==> flow/design.v <==
`timescale 1ns / 1ps
module rrc_filter #(
	parameter WIDTH = 9
)(
	input logic clk,
	input logic rst,
	input logic signed [WIDTH-1:0] filter_in,
	output logic signed [WIDTH-1:0] filter_out
);
	logic signed [WIDTH-1:0] shift_reg_out [0:31];
	logic signed [2*WIDTH-1:0] mul_sum [0:32];
	logic signed [23:0] acc_sum;
	integer i;
	always @(posedge clk or posedge rst) begin
		if(rst) begin
			for(i = 0; i < 32; i=i+1) begin
				shift_reg_out[i] <= 9'b0;
			end
		end
		else begin
			shift_reg_out[0] <= filter_in;
			for(i = 0; i < 31; i=i+1) begin
				shift_reg_out[i+1] <= shift_reg_out[i];
			end
		end
	end
	multiplier_9b #(.WIDTH(9)) MUL0(.mul_in(filter_in), .coefficient(9'd0), .mul_out(mul_sum[0]));
	multiplier_9b #(.WIDTH(9)) MUL1(.mul_in(shift_reg_out[0]), .coefficient(-9'd1), .mul_out(mul_sum[1]));
	multiplier_9b #(.WIDTH(9)) MUL2(.mul_in(shift_reg_out[1]), .coefficient(9'd1),.mul_out(mul_sum[2]));
	multiplier_9b #(.WIDTH(9)) MUL3(.mul_in(shift_reg_out[2]), .coefficient(9'd0),.mul_out(mul_sum[3]));
	multiplier_9b #(.WIDTH(9)) MUL4(.mul_in(shift_reg_out[3]), .coefficient(-9'd1),.mul_out(mul_sum[4]));
	multiplier_9b #(.WIDTH(9)) MUL5(.mul_in(shift_reg_out[4]), .coefficient(9'd2),.mul_out(mul_sum[5]));
	multiplier_9b #(.WIDTH(9)) MUL6(.mul_in(shift_reg_out[5]), .coefficient(9'd0),.mul_out(mul_sum[6]));
	multiplier_9b #(.WIDTH(9)) MUL7(.mul_in(shift_reg_out[6]), .coefficient(-9'd2),.mul_out(mul_sum[7]));
	multiplier_9b #(.WIDTH(9)) MUL8(.mul_in(shift_reg_out[7]), .coefficient(9'd2),.mul_out(mul_sum[8]));
	multiplier_9b #(.WIDTH(9)) MUL9(.mul_in(shift_reg_out[8]), .coefficient(9'd0),.mul_out(mul_sum[9]));
	multiplier_9b #(.WIDTH(9)) MUL10(.mul_in(shift_reg_out[9]), .coefficient(-9'd6),.mul_out(mul_sum[10]));
	multiplier_9b #(.WIDTH(9)) MUL11(.mul_in(shift_reg_out[10]), .coefficient(9'd8),.mul_out(mul_sum[11]));
	multiplier_9b #(.WIDTH(9)) MUL12(.mul_in(shift_reg_out[11]), .coefficient(9'd10),.mul_out(mul_sum[12]));
	multiplier_9b #(.WIDTH(9)) MUL13(.mul_in(shift_reg_out[12]), .coefficient(-9'd28),.mul_out(mul_sum[13]));
	multiplier_9b #(.WIDTH(9)) MUL14(.mul_in(shift_reg_out[13]), .coefficient(-9'd14),.mul_out(mul_sum[14]));
	multiplier_9b #(.WIDTH(9)) MUL15(.mul_in(shift_reg_out[14]), .coefficient(9'd111),.mul_out(mul_sum[15]));
	multiplier_9b #(.WIDTH(9)) MUL16(.mul_in(shift_reg_out[15]), .coefficient(9'd196),.mul_out(mul_sum[16]));
	multiplier_9b #(.WIDTH(9)) MUL17(.mul_in(shift_reg_out[16]), .coefficient(9'd111),.mul_out(mul_sum[17]));
	multiplier_9b #(.WIDTH(9)) MUL18(.mul_in(shift_reg_out[17]), .coefficient(-9'd14),.mul_out(mul_sum[18]));
	multiplier_9b #(.WIDTH(9)) MUL19(.mul_in(shift_reg_out[18]), .coefficient(-9'd28),.mul_out(mul_sum[19]));
	multiplier_9b #(.WIDTH(9)) MUL20(.mul_in(shift_reg_out[19]), .coefficient(9'd10),.mul_out(mul_sum[20]));
	multiplier_9b #(.WIDTH(9)) MUL21(.mul_in(shift_reg_out[20]), .coefficient(9'd8),.mul_out(mul_sum[21]));
	multiplier_9b #(.WIDTH(9)) MUL22(.mul_in(shift_reg_out[21]), .coefficient(-9'd6),.mul_out(mul_sum[22]));
	multiplier_9b #(.WIDTH(9)) MUL23(.mul_in(shift_reg_out[22]), .coefficient(9'd0),.mul_out(mul_sum[23]));
	multiplier_9b #(.WIDTH(9)) MUL24(.mul_in(shift_reg_out[23]), .coefficient(9'd2),.mul_out(mul_sum[24]));
	multiplier_9b #(.WIDTH(9)) MUL25(.mul_in(shift_reg_out[24]), .coefficient(-9'd2),.mul_out(mul_sum[25]));
	multiplier_9b #(.WIDTH(9)) MUL26(.mul_in(shift_reg_out[25]), .coefficient(9'd0),.mul_out(mul_sum[26]));
	multiplier_9b #(.WIDTH(9)) MUL27(.mul_in(shift_reg_out[26]), .coefficient(9'd2),.mul_out(mul_sum[27]));
	multiplier_9b #(.WIDTH(9)) MUL28(.mul_in(shift_reg_out[27]), .coefficient(-9'd1),.mul_out(mul_sum[28]));
	multiplier_9b #(.WIDTH(9)) MUL29(.mul_in(shift_reg_out[28]), .coefficient(9'd0),.mul_out(mul_sum[29]));
	multiplier_9b #(.WIDTH(9)) MUL30(.mul_in(shift_reg_out[29]), .coefficient(9'd1),.mul_out(mul_sum[30]));
	multiplier_9b #(.WIDTH(9)) MUL31(.mul_in(shift_reg_out[30]), .coefficient(-9'd1),.mul_out(mul_sum[31]));
	multiplier_9b #(.WIDTH(9)) MUL32(.mul_in(shift_reg_out[31]), .coefficient(9'd0),.mul_out(mul_sum[32]));
	always_comb begin : accumulate_sum
		acc_sum = mul_sum[0] + mul_sum[1] + mul_sum[2] + mul_sum[3] + mul_sum[4] + 
		mul_sum[5] + mul_sum[6] + mul_sum[7] + mul_sum[8] + mul_sum[9] + 
		mul_sum[10] + mul_sum[11] + mul_sum[12] + mul_sum[13] + mul_sum[14] + 
		mul_sum[15] + mul_sum[16] + mul_sum[17] + mul_sum[18] + mul_sum[19] + 
		mul_sum[20] + mul_sum[21] + mul_sum[22] + mul_sum[23] + mul_sum[24] + 
		mul_sum[25] + mul_sum[26] + mul_sum[27] + mul_sum[28] + mul_sum[29] + 
		mul_sum[30] + mul_sum[31] + mul_sum[32];  
	end
	logic signed [15:0] trunc_frac_sum;
	assign trunc_frac_sum = acc_sum[23:8];
	always_ff @( posedge clk or posedge rst ) begin : blockName
		if(rst) begin
			filter_out <= 0;
		end
		else if(trunc_frac_sum > 255) begin
			filter_out <= 255;
		end
		else if(trunc_frac_sum < -256) begin
			filter_out <= -256;
		end
		else begin
			filter_out <= trunc_frac_sum;
		end
	end
endmodule
module multiplier_9b #(
	parameter WIDTH = 9
)(
	input logic signed [WIDTH-1:0] mul_in,
	input logic signed [WIDTH-1:0] coefficient,
	output logic signed [2*WIDTH-1:0] mul_out
);
	assign mul_out = mul_in * coefficient;
endmodule
== Step by step through the tools: rrc_filter ==
The steps from the RTL of rrc_filter to its reports follow in flow order.
Lines are those of the file above, counted from 1.
Operators carry their Yosys type and port widths (W data, S select, Z words).
Not given: -

* Design top: rrc_filter
* Clock input: clk
* Library: sky130hd
* Corner: tt_025C_1v80

== Elaborated design ==
Source: Yosys, flattened and elaborated. Widths are those after wreduce; folded enables and synchronous resets count as part of the registers. Registers that Yosys merges into a memory's read port (data or address) are not register bits. Print and check cells do not count. Equal cells are merged and count once.

* Register bits: 288
* Input bits: 11
* Output and inout bits: 9
* Elaborated cells: 77

* Add/subtract/negate cells: 30
* Multipliers: 11
* Magnitude comparators: 2
* Multiplexer cells: 2

{| class="wikitable"
|+ Operator list
! operator !! count
|-
| $add A24 B18 Y24 || 13
|-
| $mul A9 B4 Y13 const B || 6
|-
| $mul A9 B8 Y17 const B || 2
|-
| $mul A9 B7 Y16 const B || 1
|-
| $mul A9 B3 Y12 const B || 2
|-
| $neg A9 Y18 || 4
|-
| $add A24 B10 Y24 || 2
|-
| $add A24 B12 Y24 || 2
|-
| $neg A9 Y17 || 2
|-
| $add A23 B13 Y24 || 1
|-
| $add A24 B9 Y24 || 1
|-
| $add A22 B10 Y23 || 1
|-
| $add A21 B18 Y22 || 1
|-
| $add A20 B10 Y21 || 1
|-
| $add A19 B18 Y20 || 1
|-
| $add A18 B9 Y19 || 1
|-
| $mux W9 || 2
|-
| $gt A16 B9 Y1 const B || 1
|-
| $lt A16 B9 Y1 const B || 1
|}

== Logic depth ==
Depth = most cells in a row (Yosys ltp): at word level without a register or memory, in the mapped netlist without a sequential cell, where the memories' decode and read muxes count.

* Depth in word-level cells: 28
* ABC_AREA: 0
* Gate-level depth with buffers: 40
* Gate-level depth less buffers: 39

== Mapped cells and area ==
Yosys stat after the flow's synthesis: flattened, memories mapped to cells. It holds for the ABC_AREA given above (unset counts as 0); a run with the other value may have another netlist.

* Standard cells after synthesis: 2181
* Synthesis area: 25449.4 sq um
* Sequential part of the area: 7206.9 sq um
* Flip-flop cells: 288
* Buffer cells: 6

{| class="wikitable"
|+ Cells by type
! cell type !! count !! total area (sq um)
|-
| sky130_fd_sc_hd__fa_1 || 409 || 8.19E+03
|-
| sky130_fd_sc_hd__dfrtp_1 || 288 || 7.21E+03
|-
| sky130_fd_sc_hd__ha_1 || 330 || 4128.96
|-
| sky130_fd_sc_hd__inv_1 || 607 || 2.28E+03
|-
| sky130_fd_sc_hd__xnor2_1 || 90 || 788.256
|-
| sky130_fd_sc_hd__xor2_1 || 47 || 411.645
|-
| sky130_fd_sc_hd__a21oi_1 || 69 || 345.331
|-
| sky130_fd_sc_hd__a21o_1 || 41 || 307.795
|-
| sky130_fd_sc_hd__nand2_1 || 36 || 135.13
|-
| sky130_fd_sc_hd__o21ai_1 || 27 || 135.13
|-
| sky130_fd_sc_hd__nor2_1 || 33 || 123.869
|-
| sky130_fd_sc_hd__o21ai_0 || 23 || 115.11
|-
| sky130_fd_sc_hd__o21bai_1 || 14 || 105.101
|-
| sky130_fd_sc_hd__nand2b_1 || 15 || 93.84
|-
| sky130_fd_sc_hd__nor2b_1 || 15 || 93.84
|-
| sky130_fd_sc_hd__o21a_1 || 12 || 90.086
|-
| sky130_fd_sc_hd__nor3_1 || 15 || 75.072
|-
| sky130_fd_sc_hd__nand3_1 || 14 || 70.067
|}

Not listed: further types 36, cells in them 96.
By module: a second synthesis without flattening, with its own total; a netlist apart from the flattened one above.

* Cells (unflattened synthesis): 12567
* Area (unflattened synthesis): 122058.3 sq um

Each row is one instance without its submodules.

{| class="wikitable"
|+ Modules
! module !! instances !! cells !! area (sq um) !! seq. area (sq um)
|-
| multiplier_9b #(WIDTH=9) || 33 || 327 || 3001.6 || 0.0
|-
| rrc_filter || 1 || 1776 || 23004.6 || 7432.1
|}

== Path before layout ==
OpenSTA on the mapped netlist: ideal clock, no wires. The path of least setup slack (recovery checks aside). Input and output delay are each 20% of the period. Register names are those of the netlist, which keeps one name where synthesis merged equal registers.

* Kind: reg2reg
* From: reg shift_reg_out[14][8]
* To: reg filter_out[0]
* Period: 10.5 ns
* Library setup time: 0.142 ns
* Time at the first pin: 0.000 ns
* Arrival: 9.990 ns
* Required time: 10.358 ns
* Path slack: 0.368 ns
* Path delay: 10.132 ns
* Driving pins on the path: 36
* Buffers on the path: 2
* Period reached after synthesis: 10.132 ns

"path delay" is the arrival time less input delay plus setup time.
"driving pins on the path": output pins that drive a net of the path, with the launching flip-flop's if there is one; two outputs of one cell count as two.
"period reached after synthesis" is the clock period less the worst setup slack; recovery checks do not enter. This is arithmetic on one report: input and output delays are still those of the set period (20% each).
The rows between start and end are the longest chain of elaborated cells between them; the timing report does not say that the signal goes this way. Where chains are equally long, one stands for them.
Each line given opens the expression or statement behind the cell; cells for indexed reads and writes are added by Yosys, which also makes memories of some case tables.
At most two assigning lines are given for a register; there are more.

* Cells stage by stage: sky130_fd_sc_hd__dfrtp_1 -> sky130_fd_sc_hd__clkbuf_1 -> sky130_fd_sc_hd__inv_1 -> sky130_fd_sc_hd__fa_1 -> sky130_fd_sc_hd__inv_1 -> sky130_fd_sc_hd__fa_1 -> sky130_fd_sc_hd__fa_1 -> sky130_fd_sc_hd__ha_1 -> sky130_fd_sc_hd__a21o_1 -> sky130_fd_sc_hd__a31o_1 -> sky130_fd_sc_hd__a211oi_1 -> sky130_fd_sc_hd__nor3b_1 -> sky130_fd_sc_hd__nor3_1 -> sky130_fd_sc_hd__xor2_1 -> sky130_fd_sc_hd__fa_1 -> sky130_fd_sc_hd__fa_1 -> sky130_fd_sc_hd__inv_1 -> sky130_fd_sc_hd__fa_1 -> sky130_fd_sc_hd__fa_1 -> sky130_fd_sc_hd__inv_1 -> sky130_fd_sc_hd__fa_1 -> sky130_fd_sc_hd__inv_1 -> sky130_fd_sc_hd__fa_1 -> sky130_fd_sc_hd__inv_1 -> sky130_fd_sc_hd__fa_1 -> sky130_fd_sc_hd__inv_1 -> sky130_fd_sc_hd__ha_1 -> sky130_fd_sc_hd__and2_1 -> sky130_fd_sc_hd__buf_6 -> sky130_fd_sc_hd__a221oi_2 -> sky130_fd_sc_hd__o21ai_2 -> sky130_fd_sc_hd__a2111oi_2 -> sky130_fd_sc_hd__nor3_1 -> sky130_fd_sc_hd__a211o_1 -> sky130_fd_sc_hd__o41ai_4 -> sky130_fd_sc_hd__o21ai_1
* Cells in the longest elaborated chain: 18
* Elaborated cells between the ends (all ways): 19
* RTL lines with such cells: 4
* Classes of those cells: 14 x add/sub; 1 x mul; 2 x compare; 2 x mux

{| class="wikitable"
|+ RTL lines, path post-synthesis
! what !! line !! source
|-
| start, declared || 10 || <nowiki>logic signed [WIDTH-1:0] shift_reg_out [0:31];</nowiki>
|-
| start, assigned || 17 || <nowiki>shift_reg_out[i] <= 9'b0;</nowiki>
|-
| start, assigned || 23 || <nowiki>shift_reg_out[i+1] <= shift_reg_out[i];</nowiki>
|-
| $mul A9 B8 Y17 || 93 || <nowiki>assign mul_out = mul_in * coefficient;</nowiki>
|-
| $add A24 B18 Y24 (6 in a row) || 61 || <nowiki>acc_sum = mul_sum[0] + mul_sum[1] + mul_sum[2] + mul_sum[3] + mul_sum[4] +</nowiki>
|-
| $add A24 B12 Y24 || 61 ||
|-
| $add A24 B18 Y24 || 61 ||
|-
| $add A24 B10 Y24 || 61 ||
|-
| $add A24 B18 Y24 || 61 ||
|-
| $add A24 B10 Y24 || 61 ||
|-
| $add A24 B18 Y24 || 61 ||
|-
| $add A24 B9 Y24 || 61 ||
|-
| $add A24 B18 Y24 || 61 ||
|-
| $lt A16 B9 Y1 || 78 || <nowiki>else if(trunc_frac_sum < -256) begin</nowiki>
|-
| $mux W9 || 78 ||
|-
| $mux W9 || 75 || <nowiki>else if(trunc_frac_sum > 255) begin</nowiki>
|-
| end, assigned || 79 || <nowiki>filter_out <= -256;</nowiki>
|-
| end, assigned || 82 || <nowiki>filter_out <= trunc_frac_sum;</nowiki>
|-
| end, declared || 8 || <nowiki>output logic signed [WIDTH-1:0] filter_out</nowiki>
|}

== Path in the finished layout ==
From the final timing report of record 1: the path of least setup slack in the routed layout; clock arrival at registers is part of the times.

* Kind: reg2reg
* From: reg shift_reg_out[14][2]
* To: reg filter_out[5]
* Period: 10.2 ns
* Library setup time: 0.07 ns
* Time at the first pin: 0.56 ns
* Arrival: 10.31 ns
* Required time: 10.68 ns
* Path slack: 0.37 ns
* Driving pins on the path: 34
* Buffers on the path: 4

The rows between start and end are the longest chain of elaborated cells between them; the timing report does not say that the signal goes this way. Where chains are equally long, one stands for them.
At most two assigning lines are given for a register; there are more.

* Cells stage by stage: sky130_fd_sc_hd__dfrtp_2 -> sky130_fd_sc_hd__ha_4 -> sky130_fd_sc_hd__xor2_2 -> sky130_fd_sc_hd__ha_2 -> sky130_fd_sc_hd__a21o_1 -> sky130_fd_sc_hd__fa_1 -> sky130_fd_sc_hd__fa_1 -> sky130_fd_sc_hd__ha_4 -> sky130_fd_sc_hd__a21o_1 -> sky130_fd_sc_hd__a31o_1 -> sky130_fd_sc_hd__a211oi_2 -> sky130_fd_sc_hd__nor3b_2 -> sky130_fd_sc_hd__nor3_2 -> sky130_fd_sc_hd__xor2_1 -> sky130_fd_sc_hd__buf_4 -> sky130_fd_sc_hd__fa_2 -> sky130_fd_sc_hd__fa_1 -> sky130_fd_sc_hd__buf_6 -> sky130_fd_sc_hd__fa_2 -> sky130_fd_sc_hd__fa_1 -> sky130_fd_sc_hd__fa_2 -> sky130_fd_sc_hd__fa_1 -> sky130_fd_sc_hd__fa_1 -> sky130_fd_sc_hd__inv_2 -> sky130_fd_sc_hd__ha_4 -> sky130_fd_sc_hd__a21o_1 -> sky130_fd_sc_hd__o21a_1 -> sky130_fd_sc_hd__o21a_1 -> sky130_fd_sc_hd__a2111o_1 -> sky130_fd_sc_hd__nor3_2 -> sky130_fd_sc_hd__buf_4 -> sky130_fd_sc_hd__a41oi_2 -> sky130_fd_sc_hd__buf_6 -> sky130_fd_sc_hd__o21ai_2
* Cells in the longest elaborated chain: 18
* Elaborated cells between the ends (all ways): 19
* RTL lines with such cells: 4
* Classes of those cells: 14 x add/sub; 1 x mul; 2 x compare; 2 x mux

{| class="wikitable"
|+ RTL lines, path post-layout
! what !! line !! source
|-
| start, declared || 10 || <nowiki>logic signed [WIDTH-1:0] shift_reg_out [0:31];</nowiki>
|-
| start, assigned || 17 || <nowiki>shift_reg_out[i] <= 9'b0;</nowiki>
|-
| start, assigned || 23 || <nowiki>shift_reg_out[i+1] <= shift_reg_out[i];</nowiki>
|-
| $mul A9 B8 Y17 || 93 || <nowiki>assign mul_out = mul_in * coefficient;</nowiki>
|-
| $add A24 B18 Y24 (6 in a row) || 61 || <nowiki>acc_sum = mul_sum[0] + mul_sum[1] + mul_sum[2] + mul_sum[3] + mul_sum[4] +</nowiki>
|-
| $add A24 B12 Y24 || 61 ||
|-
| $add A24 B18 Y24 || 61 ||
|-
| $add A24 B10 Y24 || 61 ||
|-
| $add A24 B18 Y24 || 61 ||
|-
| $add A24 B10 Y24 || 61 ||
|-
| $add A24 B18 Y24 || 61 ||
|-
| $add A24 B9 Y24 || 61 ||
|-
| $add A24 B18 Y24 || 61 ||
|-
| $lt A16 B9 Y1 || 78 || <nowiki>else if(trunc_frac_sum < -256) begin</nowiki>
|-
| $mux W9 || 78 ||
|-
| $mux W9 || 75 || <nowiki>else if(trunc_frac_sum > 255) begin</nowiki>
|-
| end, assigned || 79 || <nowiki>filter_out <= -256;</nowiki>
|-
| end, assigned || 82 || <nowiki>filter_out <= trunc_frac_sum;</nowiki>
|-
| end, declared || 8 || <nowiki>output logic signed [WIDTH-1:0] filter_out</nowiki>
|}

Design rrc_filter on sky130hd. What follows are 3 stored runs of the flow, each under its own settings; their order means nothing. The constraints put input and output delay at 20% of the set period each and load the outputs with 0.01 pF.
By "period reached" is meant the clock period of the run minus its worst setup slack. This is arithmetic on one report: input and output delays are still those of the set period (20% each).
"critical path time": the worst setup path's part of the clock period (all of it between registers, 20% less for each end at a port) less its slack. A launch clock that arrives late makes it longer, a capture clock that arrives late makes it shorter.

=== Record 1 ===
{| class="wikitable"
! Setting !! Value
|-
| SETUP_SLACK_MARGIN || 0.29
|-
| period_ns || 10.2
|-
| CAP_MARGIN || 20
|-
| CORE_MARGIN || 2
|-
| CORE_UTILIZATION || 40
|-
| SLEW_MARGIN || 20
|-
! Result !! Value
|-
| Final utilization || 0.46
|-
| Period reached || 9.834 ns
|-
| Worst hold slack in the final report || 0.339 ns
|-
| Standard-cell area after routing || 28954.0 sq um
|-
| Worst setup slack after layout || 0.366 ns
|-
| Sum of negative setup slack || 0.000 ns
|-
| Critical path time || 9.83 ns
|-
| Type of the worst setup path || reg2reg
|-
| Synthesized cell area || 25449.4 sq um
|-
| Overall die area || 65656.4 sq um
|}

=== Record 2 ===
{| class="wikitable"
! Setting !! Value
|-
| ABC_AREA || 0
|-
| CORE_ASPECT_RATIO || 0.59
|-
| CORE_UTILIZATION || 19
|-
| CTS_CLUSTER_DIAMETER || 361
|-
| MAX_ROUTING_LAYER || met4
|-
| MIN_ROUTING_LAYER || met2
|-
| PLACE_DENSITY || 0.38
|-
| SLEW_MARGIN || 30
|-
| TNS_END_PERCENT || 30
|-
| period_ns || 7.44
|-
| CAP_MARGIN || 20
|-
| CORE_MARGIN || 2
|-
! Result !! Value
|-
| Final utilization || 0.251
|-
| Period reached || 10.007 ns
|-
| Worst hold slack in the final report || 0.327 ns
|-
| Standard-cell area after routing || 33542.2 sq um
|-
| Worst setup slack after layout || -2.567 ns
|-
| Sum of negative setup slack || -22.892 ns
|-
| Critical path time || 10.01 ns
|-
| Type of the worst setup path || reg2reg
|-
| Synthesized cell area || 25449.4 sq um
|-
| Overall die area || 136989.0 sq um
|}

=== Record 3 ===
{| class="wikitable"
! Setting !! Value
|-
| CAP_MARGIN || 0
|-
| CORE_MARGIN || 7
|-
| CTS_CLUSTER_DIAMETER || 51
|-
| GPL_TIMING_DRIVEN || 0
|-
| MAX_ROUTING_LAYER || met4
|-
| MIN_ROUTING_LAYER || met2
|-
| PLACE_DENSITY || 0.65
|-
| SLEW_MARGIN || 0
|-
| period_ns || 7.0
|-
| CORE_UTILIZATION || 40
|-
! Result !! Value
|-
| Final utilization || 0.474
|-
| Period reached || 9.920 ns
|-
| Worst hold slack in the final report || 0.334 ns
|-
| Standard-cell area after routing || 29833.6 sq um
|-
| Worst setup slack after layout || -2.920 ns
|-
| Sum of negative setup slack || -25.810 ns
|-
| Critical path time || 9.92 ns
|-
| Type of the worst setup path || reg2reg
|-
| Synthesized cell area || 25449.4 sq um
|-
| Overall die area || 70881.1 sq um
|}
